==> flow/design.v <==
module DirectMappedCache #( parameter       BLOCK_SIZE = 32,
                            parameter       NUM_OF_BLOCKS_PER_LINE = 4,
                            parameter       NUM_OF_CACHE_LINES = 4,
                            parameter       ADDRESS_SIZE = 32
                            )
(
input rst_n_i, clk_i, read_i, write_i, write_line_i, read_line_i,
input [ADDRESS_SIZE - 1: 0] address_i,
input [BLOCK_SIZE - 1: 0] data_i,
input [NUM_OF_BLOCKS_PER_LINE*BLOCK_SIZE - 1 : 0] line_i,  
output reg [BLOCK_SIZE - 1: 0] data_o,
output reg [NUM_OF_BLOCKS_PER_LINE*BLOCK_SIZE - 1 : 0] line_o,
output reg [ADDRESS_SIZE - 1: 0]                        address_o,
output reg hit_o, read_flush_o, read_fetch_o, write_flush_o, write_fetch_o
);
reg rst_n_reg, read_reg, write_reg, write_line_reg, read_line_reg;
reg [ADDRESS_SIZE - 1: 0] address_reg;
reg [BLOCK_SIZE - 1: 0] data_i_reg;
reg [NUM_OF_BLOCKS_PER_LINE*BLOCK_SIZE - 1 : 0] line_i_reg;
localparam BLOCK_OFFSET_LENGTH = $clog2(NUM_OF_BLOCKS_PER_LINE);
localparam INDEX_LENGTH = $clog2(NUM_OF_CACHE_LINES);
localparam TAG_LENGTH = ADDRESS_SIZE - BLOCK_OFFSET_LENGTH - INDEX_LENGTH;
localparam DIRTY_BIT = 1'b1;  
localparam VALID_BIT = 1'b1;  
localparam CACHE_LINE_LENGTH = DIRTY_BIT + VALID_BIT + TAG_LENGTH + NUM_OF_BLOCKS_PER_LINE * BLOCK_SIZE;
localparam DIRTY_BIT_INDEX = CACHE_LINE_LENGTH - 1;
localparam VALID_BIT_INDEX = CACHE_LINE_LENGTH - 1 - DIRTY_BIT;
localparam TAG_INDEX = CACHE_LINE_LENGTH -1 - DIRTY_BIT - VALID_BIT;
wire [BLOCK_OFFSET_LENGTH - 1: 0] block_offset;
wire [INDEX_LENGTH - 1: 0] index;
wire [TAG_LENGTH - 1: 0] tag;
reg  [CACHE_LINE_LENGTH - 1: 0] cache [NUM_OF_CACHE_LINES - 1: 0];  
integer i;
assign index = address_reg[INDEX_LENGTH + BLOCK_OFFSET_LENGTH - 1 -: INDEX_LENGTH];
assign block_offset = address_reg[BLOCK_OFFSET_LENGTH - 1 -: BLOCK_OFFSET_LENGTH];
assign tag = address_reg[ADDRESS_SIZE - 1 -: TAG_LENGTH];
always @(posedge clk_i) begin
     rst_n_reg <= rst_n_i;
     read_reg <= read_i;
     write_reg <= write_i;
     write_line_reg <= write_line_i;
     read_line_reg <= read_line_i;
     address_reg <= address_i;
     data_i_reg <= data_i;
     line_i_reg <= line_i;
end
always @(posedge clk_i ) begin  
    if(!rst_n_reg) begin
        hit_o <= 0;
        read_flush_o <= 0;
        read_fetch_o <= 0;
        write_flush_o <= 0;
        write_fetch_o <= 0;
        for(i = 0; i < NUM_OF_CACHE_LINES; i = i + 1) begin
            cache[i][VALID_BIT_INDEX] <= 0;
        end
    end
    hit_o <= 0;
    read_flush_o <= 0;
    read_fetch_o <= 0;
    write_flush_o <= 0;
    write_fetch_o <= 0;
    if(read_reg) begin 
        if(cache[index][VALID_BIT_INDEX] && cache[index][TAG_INDEX -: TAG_LENGTH] == tag) begin
            hit_o <= 1;
            data_o <= cache[index][block_offset*BLOCK_SIZE + BLOCK_SIZE - 1 -: BLOCK_SIZE];
        end
        else if(cache[index][VALID_BIT_INDEX] && cache[index][DIRTY_BIT_INDEX] && !(cache[index][TAG_INDEX -: TAG_LENGTH] == tag)) begin
            read_flush_o <= 1;
        end
        else if(cache[index][VALID_BIT_INDEX] && !cache[index][DIRTY_BIT_INDEX] && !(cache[index][TAG_INDEX -: TAG_LENGTH] == tag)) begin
            read_fetch_o <= 1;
        end
        else if(!cache[index][VALID_BIT_INDEX]) begin
            read_fetch_o <= 1;
        end
    end
    if(write_reg) begin
        if(cache[index][VALID_BIT_INDEX] && cache[index][TAG_INDEX -: TAG_LENGTH] == tag) begin
            hit_o <= 1;
            read_flush_o <= 0;
            read_fetch_o <= 0;
            write_flush_o <= 0;
            write_fetch_o <= 0;
            cache[index][ DIRTY_BIT_INDEX ] <= 1;
            cache[index][ block_offset*BLOCK_SIZE + BLOCK_SIZE - 1 -: BLOCK_SIZE] <= data_i_reg;
        end
        else if(cache[index][VALID_BIT_INDEX] && cache[index][DIRTY_BIT_INDEX] && !(cache[index][TAG_INDEX -: TAG_LENGTH] == tag)) begin
            hit_o <= 0;
            read_flush_o <= 0;
            read_fetch_o <= 0;
            write_flush_o <= 1;
            write_fetch_o <= 0;
        end
        else if(cache[index][VALID_BIT_INDEX] && !cache[index][DIRTY_BIT_INDEX] && !(cache[index][TAG_INDEX -: TAG_LENGTH] == tag)) begin
            hit_o <= 0;
            read_flush_o <= 0;
            read_fetch_o <= 0;
            write_flush_o <= 0;
            write_fetch_o <= 1;
        end
        else if(!cache[index][VALID_BIT_INDEX]) begin
            hit_o <= 0;
            read_flush_o <= 0;
            read_fetch_o <= 0;
            write_flush_o <= 0;
            write_fetch_o <= 1;
        end
        else begin
            hit_o <= 0;
            read_flush_o <= 0;
            read_fetch_o <= 0;
            write_flush_o <= 0;
            write_fetch_o <= 0;
        end
    end
    if(write_line_reg) begin
        cache[index] <= {1'b0, 1'b1, tag, line_i_reg};
    end
    if(read_line_reg) begin
        hit_o <= 1;
        read_flush_o <= 0;
        read_fetch_o <= 0;
        write_flush_o <= 0;
        write_fetch_o <= 0;
        line_o <= cache[index][(TAG_INDEX - TAG_LENGTH) -: NUM_OF_BLOCKS_PER_LINE*BLOCK_SIZE];
        address_o <= { cache[index][ TAG_INDEX -: TAG_LENGTH ], index, {BLOCK_OFFSET_LENGTH{1'b0}}};
    end
end
endmodule
module DMC_Controller #(
                            parameter       BLOCK_SIZE = 32,
                            parameter       NUM_OF_BLOCKS_PER_LINE = 4,
                            parameter       NUM_OF_CACHE_LINES = 4,
                            parameter       ADDRESS_SIZE = 32
)
(
input                                                   clk_i,
input                                                   rst_n_i,
input                                                   write_i,
input                                                   read_i,
input                                                   hit_i,
input                                                   start_from_CPU_i,
input                                                   read_flush_i,
input                                                   read_fetch_i,
input                                                   write_flush_i,
input                                                   write_fetch_i,
input       [ADDRESS_SIZE - 1: 0]                       address_from_CPU_i,
input       [ADDRESS_SIZE - 1: 0]                       address_from_cache_i,
input       [BLOCK_SIZE - 1: 0]                         data_from_CPU_i,
input       [BLOCK_SIZE - 1: 0]                         data_from_cache_i,
input       [BLOCK_SIZE - 1: 0]                         data_from_memory_i,
input       [NUM_OF_BLOCKS_PER_LINE*BLOCK_SIZE - 1: 0]  line_i,
output  reg [BLOCK_SIZE - 1: 0]                         data_to_CPU_o,
output  reg [BLOCK_SIZE - 1: 0]                         data_to_cache_o,
output  reg [BLOCK_SIZE - 1: 0]                         data_to_memory_o,
output  reg [NUM_OF_BLOCKS_PER_LINE*BLOCK_SIZE - 1: 0]  line_o,
output  reg [ADDRESS_SIZE - 1: 0]                       address_to_cache_o,
output  reg [ADDRESS_SIZE - 1: 0]                       address_to_memory_o,
output  reg                                             ready_to_CPU_o,
output  reg                                             mem_read_o,
output  reg                                             mem_write_o,
output  reg                                             read_o,
output  reg                                             read_line_o,
output  reg                                             write_o,
output  reg                                             write_line_o
        );
localparam HIT = 0;
localparam READ_FLUSH = 1;
localparam READ_FETCH = 2;
localparam WRITE_FLUSH = 3;
localparam WRITE_FETCH = 4;
localparam READY = 0;
localparam READ = 1;
localparam READ_RESPONSE = 2;
localparam WRITE = 3;
localparam WRITE_RESPONSE = 4;
localparam FLUSH_CACHE_LINE = 5;
localparam READ_LINE = 6;
localparam WRITE_TO_MEM = 7;
localparam READ_FROM_MEM = 8;
localparam WAIT_MEM_READ = 9;
localparam RECEIVE_FROM_MEM = 10;
localparam WRITE_LINE = 11;
reg [$clog2(NUM_OF_BLOCKS_PER_LINE): 0] block_count;
reg [NUM_OF_BLOCKS_PER_LINE*BLOCK_SIZE - 1: 0] local_line;
reg [ADDRESS_SIZE - 1: 0] address_reg, address_from_cache_reg;
reg [BLOCK_SIZE - 1: 0] data_from_CPU_reg, data_from_cache_reg;
reg read_reg, write_reg;
reg [5:0] state;
wire [4:0] response;  
wire [ADDRESS_SIZE - 1: 0] line_address = {address_reg[ADDRESS_SIZE - 1: $clog2(NUM_OF_BLOCKS_PER_LINE)], {$clog2(NUM_OF_BLOCKS_PER_LINE){1'b0}}};
integer i;
always@(posedge clk_i) begin
    if(!rst_n_i) begin
        state <= READY;
        ready_to_CPU_o <= 0;
        mem_read_o <= 0;
        mem_write_o <= 0;
        read_o <= 0;
        read_line_o <= 0;
        write_o <= 0;
        write_line_o <= 0;
    end
    else
    case(state)
        READY: begin
            data_to_CPU_o <= data_from_cache_reg;  
            ready_to_CPU_o <= 1;
            if(start_from_CPU_i) begin
                address_reg <= address_from_CPU_i;
                data_from_CPU_reg <= data_from_CPU_i;
                read_reg <= read_i;
                write_reg <= write_i;
                ready_to_CPU_o <= 0;
                block_count <= 0;
                if(read_i) begin
                    state <= READ;
                end
                else if(write_i) begin
                    state <= WRITE;
                end
                else begin  
                    state <= READY;
                    $display("START RECEIEVED FROM CPU WITH NO INSTRUCTION");
                end
            end
        end
        READ: begin
            read_o <= 1;
            address_to_cache_o <= address_reg;
            state <= READ_RESPONSE;
            write_line_o <= 0;
        end
        READ_RESPONSE: begin
            read_o <= 0;
            if(hit_i == 1) begin
                data_from_cache_reg <= data_from_cache_i;
                state <= READY;
            end
            else if(read_flush_i == 1) begin
                state <= FLUSH_CACHE_LINE;
            end
            else if(read_fetch_i == 1) begin
                state <= READ_FROM_MEM;
            end
            else begin
                state <= READ_RESPONSE;
            end
        end
        WRITE: begin
            data_to_cache_o <= data_from_CPU_reg;
            write_o <= 1;
            address_to_cache_o <= address_reg;
            write_line_o <= 0;
            state <= WRITE_RESPONSE;
        end
        WRITE_RESPONSE: begin
            write_o <= 0;
            if(hit_i == 1) begin
                state <= READY;
            end
            else if(write_flush_i == 1) begin
                state <= FLUSH_CACHE_LINE;
            end
            else if(write_fetch_i == 1) begin
                state <= READ_FROM_MEM;
            end
            else begin
                state <= WRITE_RESPONSE;
            end
        end
        FLUSH_CACHE_LINE: begin
            address_to_cache_o <= address_reg;
            read_line_o <= 1;
            state <= READ_LINE;
        end
        READ_LINE: begin
            read_line_o <= 0;
            if(hit_i == 1) begin
                local_line <= line_i;
                address_from_cache_reg <= address_from_cache_i;
                state <= WRITE_TO_MEM;
            end
        end
        WRITE_TO_MEM: begin
            block_count <= block_count + 1;
            if(block_count < NUM_OF_BLOCKS_PER_LINE) begin  
                mem_write_o <= 1;
                data_to_memory_o <= local_line[block_count*BLOCK_SIZE + BLOCK_SIZE  - 1 -: BLOCK_SIZE];   
                address_to_memory_o <= (address_from_cache_reg + block_count);
            end
            else begin
                block_count <= 0;
                mem_write_o <= 0;
                state <= READ_FROM_MEM;
            end
        end
        READ_FROM_MEM: begin
            mem_read_o <= 1;
            address_to_memory_o <= (line_address + block_count);
            state <= WAIT_MEM_READ;
        end
        WAIT_MEM_READ: begin
            mem_read_o <= 0;
            state <= RECEIVE_FROM_MEM;
        end
        RECEIVE_FROM_MEM: begin
            if(block_count < NUM_OF_BLOCKS_PER_LINE)
                local_line[(block_count * BLOCK_SIZE) + BLOCK_SIZE - 1 -: BLOCK_SIZE]  <= data_from_memory_i;
            block_count <= block_count + 1;
            if(block_count < NUM_OF_BLOCKS_PER_LINE) begin
                state <= READ_FROM_MEM;
            end
            else begin
                block_count <= 0;
                state <= WRITE_LINE;
            end
        end
        WRITE_LINE: begin
            line_o <= local_line;
            write_line_o <= 1;
            address_to_cache_o <= address_reg;
            if(read_reg) begin
                state <= READ;
            end
            else if(write_reg) begin
                state <= WRITE;
            end
            else begin
                $display("GOT TO WRITE_LINE WITH INVALID INSTRUCTION");
                state <= READY;
            end
        end
    endcase
end
endmodule
module dmc_top (
    input         clk_i,
    input         rst_n_i,
    input         start_i,
    input         read_i,
    input         write_i,
    input  [31:0] address_i,
    input  [31:0] data_i,
    output [31:0] data_o,
    output        ready_o,
    output        mem_read_o,
    output        mem_write_o,
    output [31:0] mem_address_o,
    output [31:0] mem_data_o,
    input  [31:0] mem_data_i
);
localparam BLOCK_SIZE = 32;
localparam NUM_OF_BLOCKS_PER_LINE = 4;
localparam NUM_OF_CACHE_LINES = 4;
localparam ADDRESS_SIZE = 32;
localparam LINE_SIZE = NUM_OF_BLOCKS_PER_LINE * BLOCK_SIZE;
wire hit, read_flush, read_fetch, write_flush, write_fetch;
wire cache_read, cache_write, cache_read_line, cache_write_line;
wire [BLOCK_SIZE - 1: 0]   data_from_cache, data_to_cache;
wire [ADDRESS_SIZE - 1: 0] address_from_cache, address_to_cache;
wire [LINE_SIZE - 1: 0]    line_from_cache, line_to_cache;
DMC_Controller #(.BLOCK_SIZE(BLOCK_SIZE), .NUM_OF_BLOCKS_PER_LINE(NUM_OF_BLOCKS_PER_LINE),
                 .NUM_OF_CACHE_LINES(NUM_OF_CACHE_LINES), .ADDRESS_SIZE(ADDRESS_SIZE)) controller (
    .clk_i(clk_i),
    .rst_n_i(rst_n_i),
    .write_i(write_i),
    .read_i(read_i),
    .hit_i(hit),
    .start_from_CPU_i(start_i),
    .read_flush_i(read_flush),
    .read_fetch_i(read_fetch),
    .write_flush_i(write_flush),
    .write_fetch_i(write_fetch),
    .address_from_CPU_i(address_i),
    .address_from_cache_i(address_from_cache),
    .data_from_CPU_i(data_i),
    .data_from_cache_i(data_from_cache),
    .data_from_memory_i(mem_data_i),
    .line_i(line_from_cache),
    .data_to_CPU_o(data_o),
    .data_to_cache_o(data_to_cache),
    .data_to_memory_o(mem_data_o),
    .line_o(line_to_cache),
    .address_to_cache_o(address_to_cache),
    .address_to_memory_o(mem_address_o),
    .ready_to_CPU_o(ready_o),
    .mem_read_o(mem_read_o),
    .mem_write_o(mem_write_o),
    .read_o(cache_read),
    .read_line_o(cache_read_line),
    .write_o(cache_write),
    .write_line_o(cache_write_line)
);
DirectMappedCache #(.BLOCK_SIZE(BLOCK_SIZE), .NUM_OF_BLOCKS_PER_LINE(NUM_OF_BLOCKS_PER_LINE),
                    .NUM_OF_CACHE_LINES(NUM_OF_CACHE_LINES), .ADDRESS_SIZE(ADDRESS_SIZE)) cache (
    .rst_n_i(rst_n_i),
    .clk_i(clk_i),
    .read_i(cache_read),
    .write_i(cache_write),
    .write_line_i(cache_write_line),
    .read_line_i(cache_read_line),
    .address_i(address_to_cache),
    .data_i(data_to_cache),
    .line_i(line_to_cache),
    .data_o(data_from_cache),
    .line_o(line_from_cache),
    .address_o(address_from_cache),
    .hit_o(hit),
    .read_flush_o(read_flush),
    .read_fetch_o(read_fetch),
    .write_flush_o(write_flush),
    .write_fetch_o(write_fetch)
);
endmodule
Wiki page: dmc_top / tool data

Step by step through the tools: dmc_top
Module dmc_top before and after one edit of its RTL, step after step.
"before" refers to lines of the RTL above, "after" to lines of the edited file.
"diff": "after" minus "before" as printed here. "change_rel_pct": 100 x difference / "before".
{"block": "setup", "design": "dmc_top", "clock_port": "clk_i", "cell_library": "sky130hd", "pvt_corner": "tt_025C_1v80"}

The edit
Unified diff, file above to edited file.
This change comes from a script, not from a designer. The edited design behaves differently; no optimisation was intended.
begin of diff
@@ -40,9 +40,9 @@
      write_reg <= write_i;
      write_line_reg <= write_line_i;
-     read_line_reg <= read_line_i;
      address_reg <= address_i;
      data_i_reg <= data_i;
      line_i_reg <= line_i;
 end
+always @(*) read_line_reg = read_line_i;
 always @(posedge clk_i ) begin  
     if(!rst_n_reg) begin
end of diff

After elaboration
Yosys after proc, flatten, opt, wreduce and memory -nomap, before mapping. Print and check cells are not counted. Equal cells are merged and count once.
Memory sizes are those after Yosys's memory passes, which may raise the word count (mostly to a power of two), join words into wider ones and drop unused or constant bits.
{"block": "bits", "item": "regBits", "before": 952, "after": 951, "diff": -1, "change_rel_pct": -0.11}
{"block": "bits", "item": "ramBits", "before": 632, "after": 632, "diff": 0, "change_rel_pct": 0.00}
{"block": "bits", "item": "n_memories", "before": 1, "after": 1, "diff": 0, "change_rel_pct": 0.00}
{"block": "bits", "item": "input_bits", "before": 101, "after": 101, "diff": 0, "change_rel_pct": 0.00}
{"block": "bits", "item": "output_inout_bits", "before": 99, "after": 99, "diff": 0, "change_rel_pct": 0.00}
{"block": "bits", "item": "wordCells", "before": 492, "after": 491, "diff": -1, "change_rel_pct": -0.20}
{"block": "classes", "item": "addsub", "before": 12, "after": 12, "diff": 0, "change_rel_pct": 0.00}
{"block": "classes", "item": "cmp", "before": 1, "after": 1, "diff": 0, "change_rel_pct": 0.00}
{"block": "classes", "item": "eq_ne", "before": 17, "after": 17, "diff": 0, "change_rel_pct": 0.00}
{"block": "classes", "item": "shifts", "before": 6, "after": 6, "diff": 0, "change_rel_pct": 0.00}
{"block": "classes", "item": "mux", "before": 218, "after": 218, "diff": 0, "change_rel_pct": 0.00}
{"block": "classes", "item": "n_logic", "before": 164, "after": 164, "diff": 0, "change_rel_pct": 0.00}
{"block": "classes", "item": "reduce_and_logical", "before": 35, "after": 35, "diff": 0, "change_rel_pct": 0.00}
Operator kinds equal on both sides are left out: 52.

Depth
Longest topological path by Yosys (ltp), each cell counted once; first at word level (registers and memories cut), then after technology mapping (sequential cells cut; the memories' decode and read muxes count).
{"block": "logic_depth", "item": "depth_word", "before": 11, "after": 11, "diff": 0, "change_rel_pct": 0.00}
{"block": "logic_depth", "item": "abc_area", "before": "0", "after": "0"}
{"block": "logic_depth", "item": "depth_mapped", "before": 15, "after": 16, "diff": 1, "change_rel_pct": 6.67}
{"block": "logic_depth", "item": "mapped_depth_nobuf", "before": 10, "after": 10, "diff": 0, "change_rel_pct": 0.00}

Synthesis result
Yosys stat after the flow's synthesis: flattened, memories mapped to cells. It holds for the ABC_AREA given above (unset counts as 0); a run with the other value may have another netlist.
{"block": "types", "type": "sky130_fd_sc_hd__nor2_1", "before": 157, "after": 168, "diff": 11, "change_rel_pct": 7.01}
{"block": "types", "type": "sky130_fd_sc_hd__buf_2", "before": 19, "after": 29, "diff": 10, "change_rel_pct": 52.63}
{"block": "types", "type": "sky130_fd_sc_hd__nor2b_1", "before": 34, "after": 43, "diff": 9, "change_rel_pct": 26.47}
{"block": "types", "type": "sky130_fd_sc_hd__a211oi_1", "before": 10, "after": 2, "diff": -8, "change_rel_pct": -80.00}
{"block": "types", "type": "sky130_fd_sc_hd__clkbuf_1", "before": 106, "after": 99, "diff": -7, "change_rel_pct": -6.60}
{"block": "types", "type": "sky130_fd_sc_hd__a21oi_1", "before": 149, "after": 143, "diff": -6, "change_rel_pct": -4.03}
{"block": "types", "type": "sky130_fd_sc_hd__a22oi_1", "before": 39, "after": 33, "diff": -6, "change_rel_pct": -15.38}
{"block": "types", "type": "sky130_fd_sc_hd__a32oi_1", "before": 0, "after": 6, "diff": 6}
{"block": "types", "type": "sky130_fd_sc_hd__nand3b_1", "before": 9, "after": 4, "diff": -5, "change_rel_pct": -55.56}
{"block": "types", "type": "sky130_fd_sc_hd__nor4_1", "before": 1, "after": 6, "diff": 5, "change_rel_pct": 500.00}
{"block": "types", "type": "sky130_fd_sc_hd__a22o_1", "before": 133, "after": 129, "diff": -4, "change_rel_pct": -3.01}
{"block": "types", "type": "sky130_fd_sc_hd__xnor2_1", "before": 38, "after": 42, "diff": 4, "change_rel_pct": 10.53}
{"block": "types", "type": "sky130_fd_sc_hd__nand4_1", "before": 8, "after": 12, "diff": 4, "change_rel_pct": 50.00}
{"block": "types", "type": "sky130_fd_sc_hd__a222oi_1", "before": 4, "after": 0, "diff": -4, "change_rel_pct": -100.00}
{"block": "types", "type": "sky130_fd_sc_hd__and2_1", "before": 42, "after": 39, "diff": -3, "change_rel_pct": -7.14}
{"block": "types", "type": "sky130_fd_sc_hd__nand2_1", "before": 35, "after": 38, "diff": 3, "change_rel_pct": 8.57}
{"block": "types", "type": "sky130_fd_sc_hd__xor2_1", "before": 23, "after": 20, "diff": -3, "change_rel_pct": -13.04}
{"block": "types", "type": "sky130_fd_sc_hd__nor3_1", "before": 9, "after": 12, "diff": 3, "change_rel_pct": 33.33}
Cell types equal on both sides are left out: 11.
The list need not be complete.
{"block": "mapped", "item": "stdcells", "before": 2870, "after": 2888, "diff": 18, "change_rel_pct": 0.63}
{"block": "mapped", "item": "area_um2", "before": 57203.6, "after": 57217.4, "diff": 13.8, "change_rel_pct": 0.02}
{"block": "mapped", "item": "seq_area_um2", "before": 45493.6, "after": 45473.6, "diff": -20.0, "change_rel_pct": -0.04}
{"block": "mapped", "item": "ff_cells", "before": 1590, "after": 1589, "diff": -1, "change_rel_pct": -0.06}
{"block": "mapped", "item": "buf_cells", "before": 145, "after": 146, "diff": 1, "change_rel_pct": 0.69}
The figures by module come from a second, unflattened synthesis with its own total; it is not the netlist above.
{"block": "unflattened", "item": "hier_cells", "before": 2903, "after": 2902, "diff": -1, "change_rel_pct": -0.03}
{"block": "unflattened", "item": "area_unflattened_um2", "before": 57782.9, "after": 57762.9, "diff": -20.0, "change_rel_pct": -0.03}
Rows give one instance, submodules left out.
{"block": "by_module_before", "mod": "DirectMappedCache", "n_inst": 1, "n_cells": 1554, "area_um2": 35250.1}
{"block": "by_module_before", "mod": "DMC_Controller", "n_inst": 1, "n_cells": 1349, "area_um2": 22532.9}
{"block": "by_module_before", "mod": "dmc_top", "n_inst": 1, "n_cells": 0, "area_um2": 0.0}
{"block": "by_module_after", "mod": "DirectMappedCache", "n_inst": 1, "n_cells": 1553, "area_um2": 35230.0}
{"block": "by_module_after", "mod": "DMC_Controller", "n_inst": 1, "n_cells": 1349, "area_um2": 22532.9}
{"block": "by_module_after", "mod": "dmc_top", "n_inst": 1, "n_cells": 0, "area_um2": 0.0}

Measured runs
Both versions went through the flow (Yosys, OpenROAD) with the same settings in each pair. Constraints: input delay and output delay 20% of the set period each, output load 0.01 pF.
{"block": "flow_settings_pair_1", "CORE_UTILIZATION": 40, "period_ns": 5.0, "CAP_MARGIN": 20, "CORE_MARGIN": 2, "SLEW_MARGIN": 20}
{"block": "results_pair_1", "item": "synthesis_area_um2", "before": 57203.6, "after": 57217.4, "diff": 13.8, "change_rel_pct": 0.02}
{"block": "results_pair_1", "item": "total_die_area_um2", "before": 146050.0, "after": 146084.0, "diff": 34.0, "change_rel_pct": 0.02}
{"block": "results_pair_1", "item": "stdcell_area_um2", "before": 67405.9, "after": 67250.7, "diff": -155.2, "change_rel_pct": -0.23}
{"block": "results_pair_1", "item": "finalUtil_frac", "before": 0.475, "after": 0.474, "diff": -0.001}
{"block": "results_pair_1", "item": "final_setup_ws_ns", "before": 0.879, "after": 0.936, "diff": 0.057}
{"block": "results_pair_1", "item": "tns_setup_ns", "before": 0.000, "after": 0.000, "diff": 0.000}
{"block": "results_pair_1", "item": "timing.hold.ws_ns", "before": 0.317, "after": 0.326, "diff": 0.009}
{"block": "results_pair_1", "item": "design_power_mw", "before": 27.148, "after": 26.658, "diff": -0.490, "change_rel_pct": -1.80}
{"block": "results_pair_1", "item": "period_reached_ns", "before": 4.121, "after": 4.064, "diff": -0.057, "change_rel_pct": -1.38}
{"block": "flow_settings_pair_2", "ABC_AREA": 1, "CORE_MARGIN": 2, "CORE_UTILIZATION": 57, "GPL_TIMING_DRIVEN": 1, "MAX_ROUTING_LAYER": "met4", "PLACE_DENSITY_LB_ADDON": 0.25, "SETUP_SLACK_MARGIN": 0.85, "SLEW_MARGIN": 15, "period_ns": 5.97, "CAP_MARGIN": 20}
{"block": "results_pair_2", "item": "synthesis_area_um2", "before": 58098.2, "after": 58168.3, "diff": 70.1, "change_rel_pct": 0.12}
{"block": "results_pair_2", "item": "total_die_area_um2", "before": 104497.0, "after": 104620.0, "diff": 123.0, "change_rel_pct": 0.12}
{"block": "results_pair_2", "item": "stdcell_area_um2", "before": 67223.2, "after": 67026.8, "diff": -196.4, "change_rel_pct": -0.29}
{"block": "results_pair_2", "item": "finalUtil_frac", "before": 0.663, "after": 0.661, "diff": -0.002}
{"block": "results_pair_2", "item": "final_setup_ws_ns", "before": 1.498, "after": 1.621, "diff": 0.123}
{"block": "results_pair_2", "item": "tns_setup_ns", "before": 0.000, "after": 0.000, "diff": 0.000}
{"block": "results_pair_2", "item": "timing.hold.ws_ns", "before": 0.331, "after": 0.336, "diff": 0.005}
{"block": "results_pair_2", "item": "design_power_mw", "before": 22.477, "after": 22.163, "diff": -0.314, "change_rel_pct": -1.40}
{"block": "results_pair_2", "item": "period_reached_ns", "before": 4.472, "after": 4.349, "diff": -0.123, "change_rel_pct": -2.75}
"period_reached_ns": clock period set for the run, less the worst setup slack. It is reckoned from that one timing run; input and output delays stay at 20% of the period that was set.
By "design_power_mw" is meant OpenSTA's value without simulated activity: inputs other than the clock are taken to toggle once in ten clock periods, and the tool carries that through the logic.
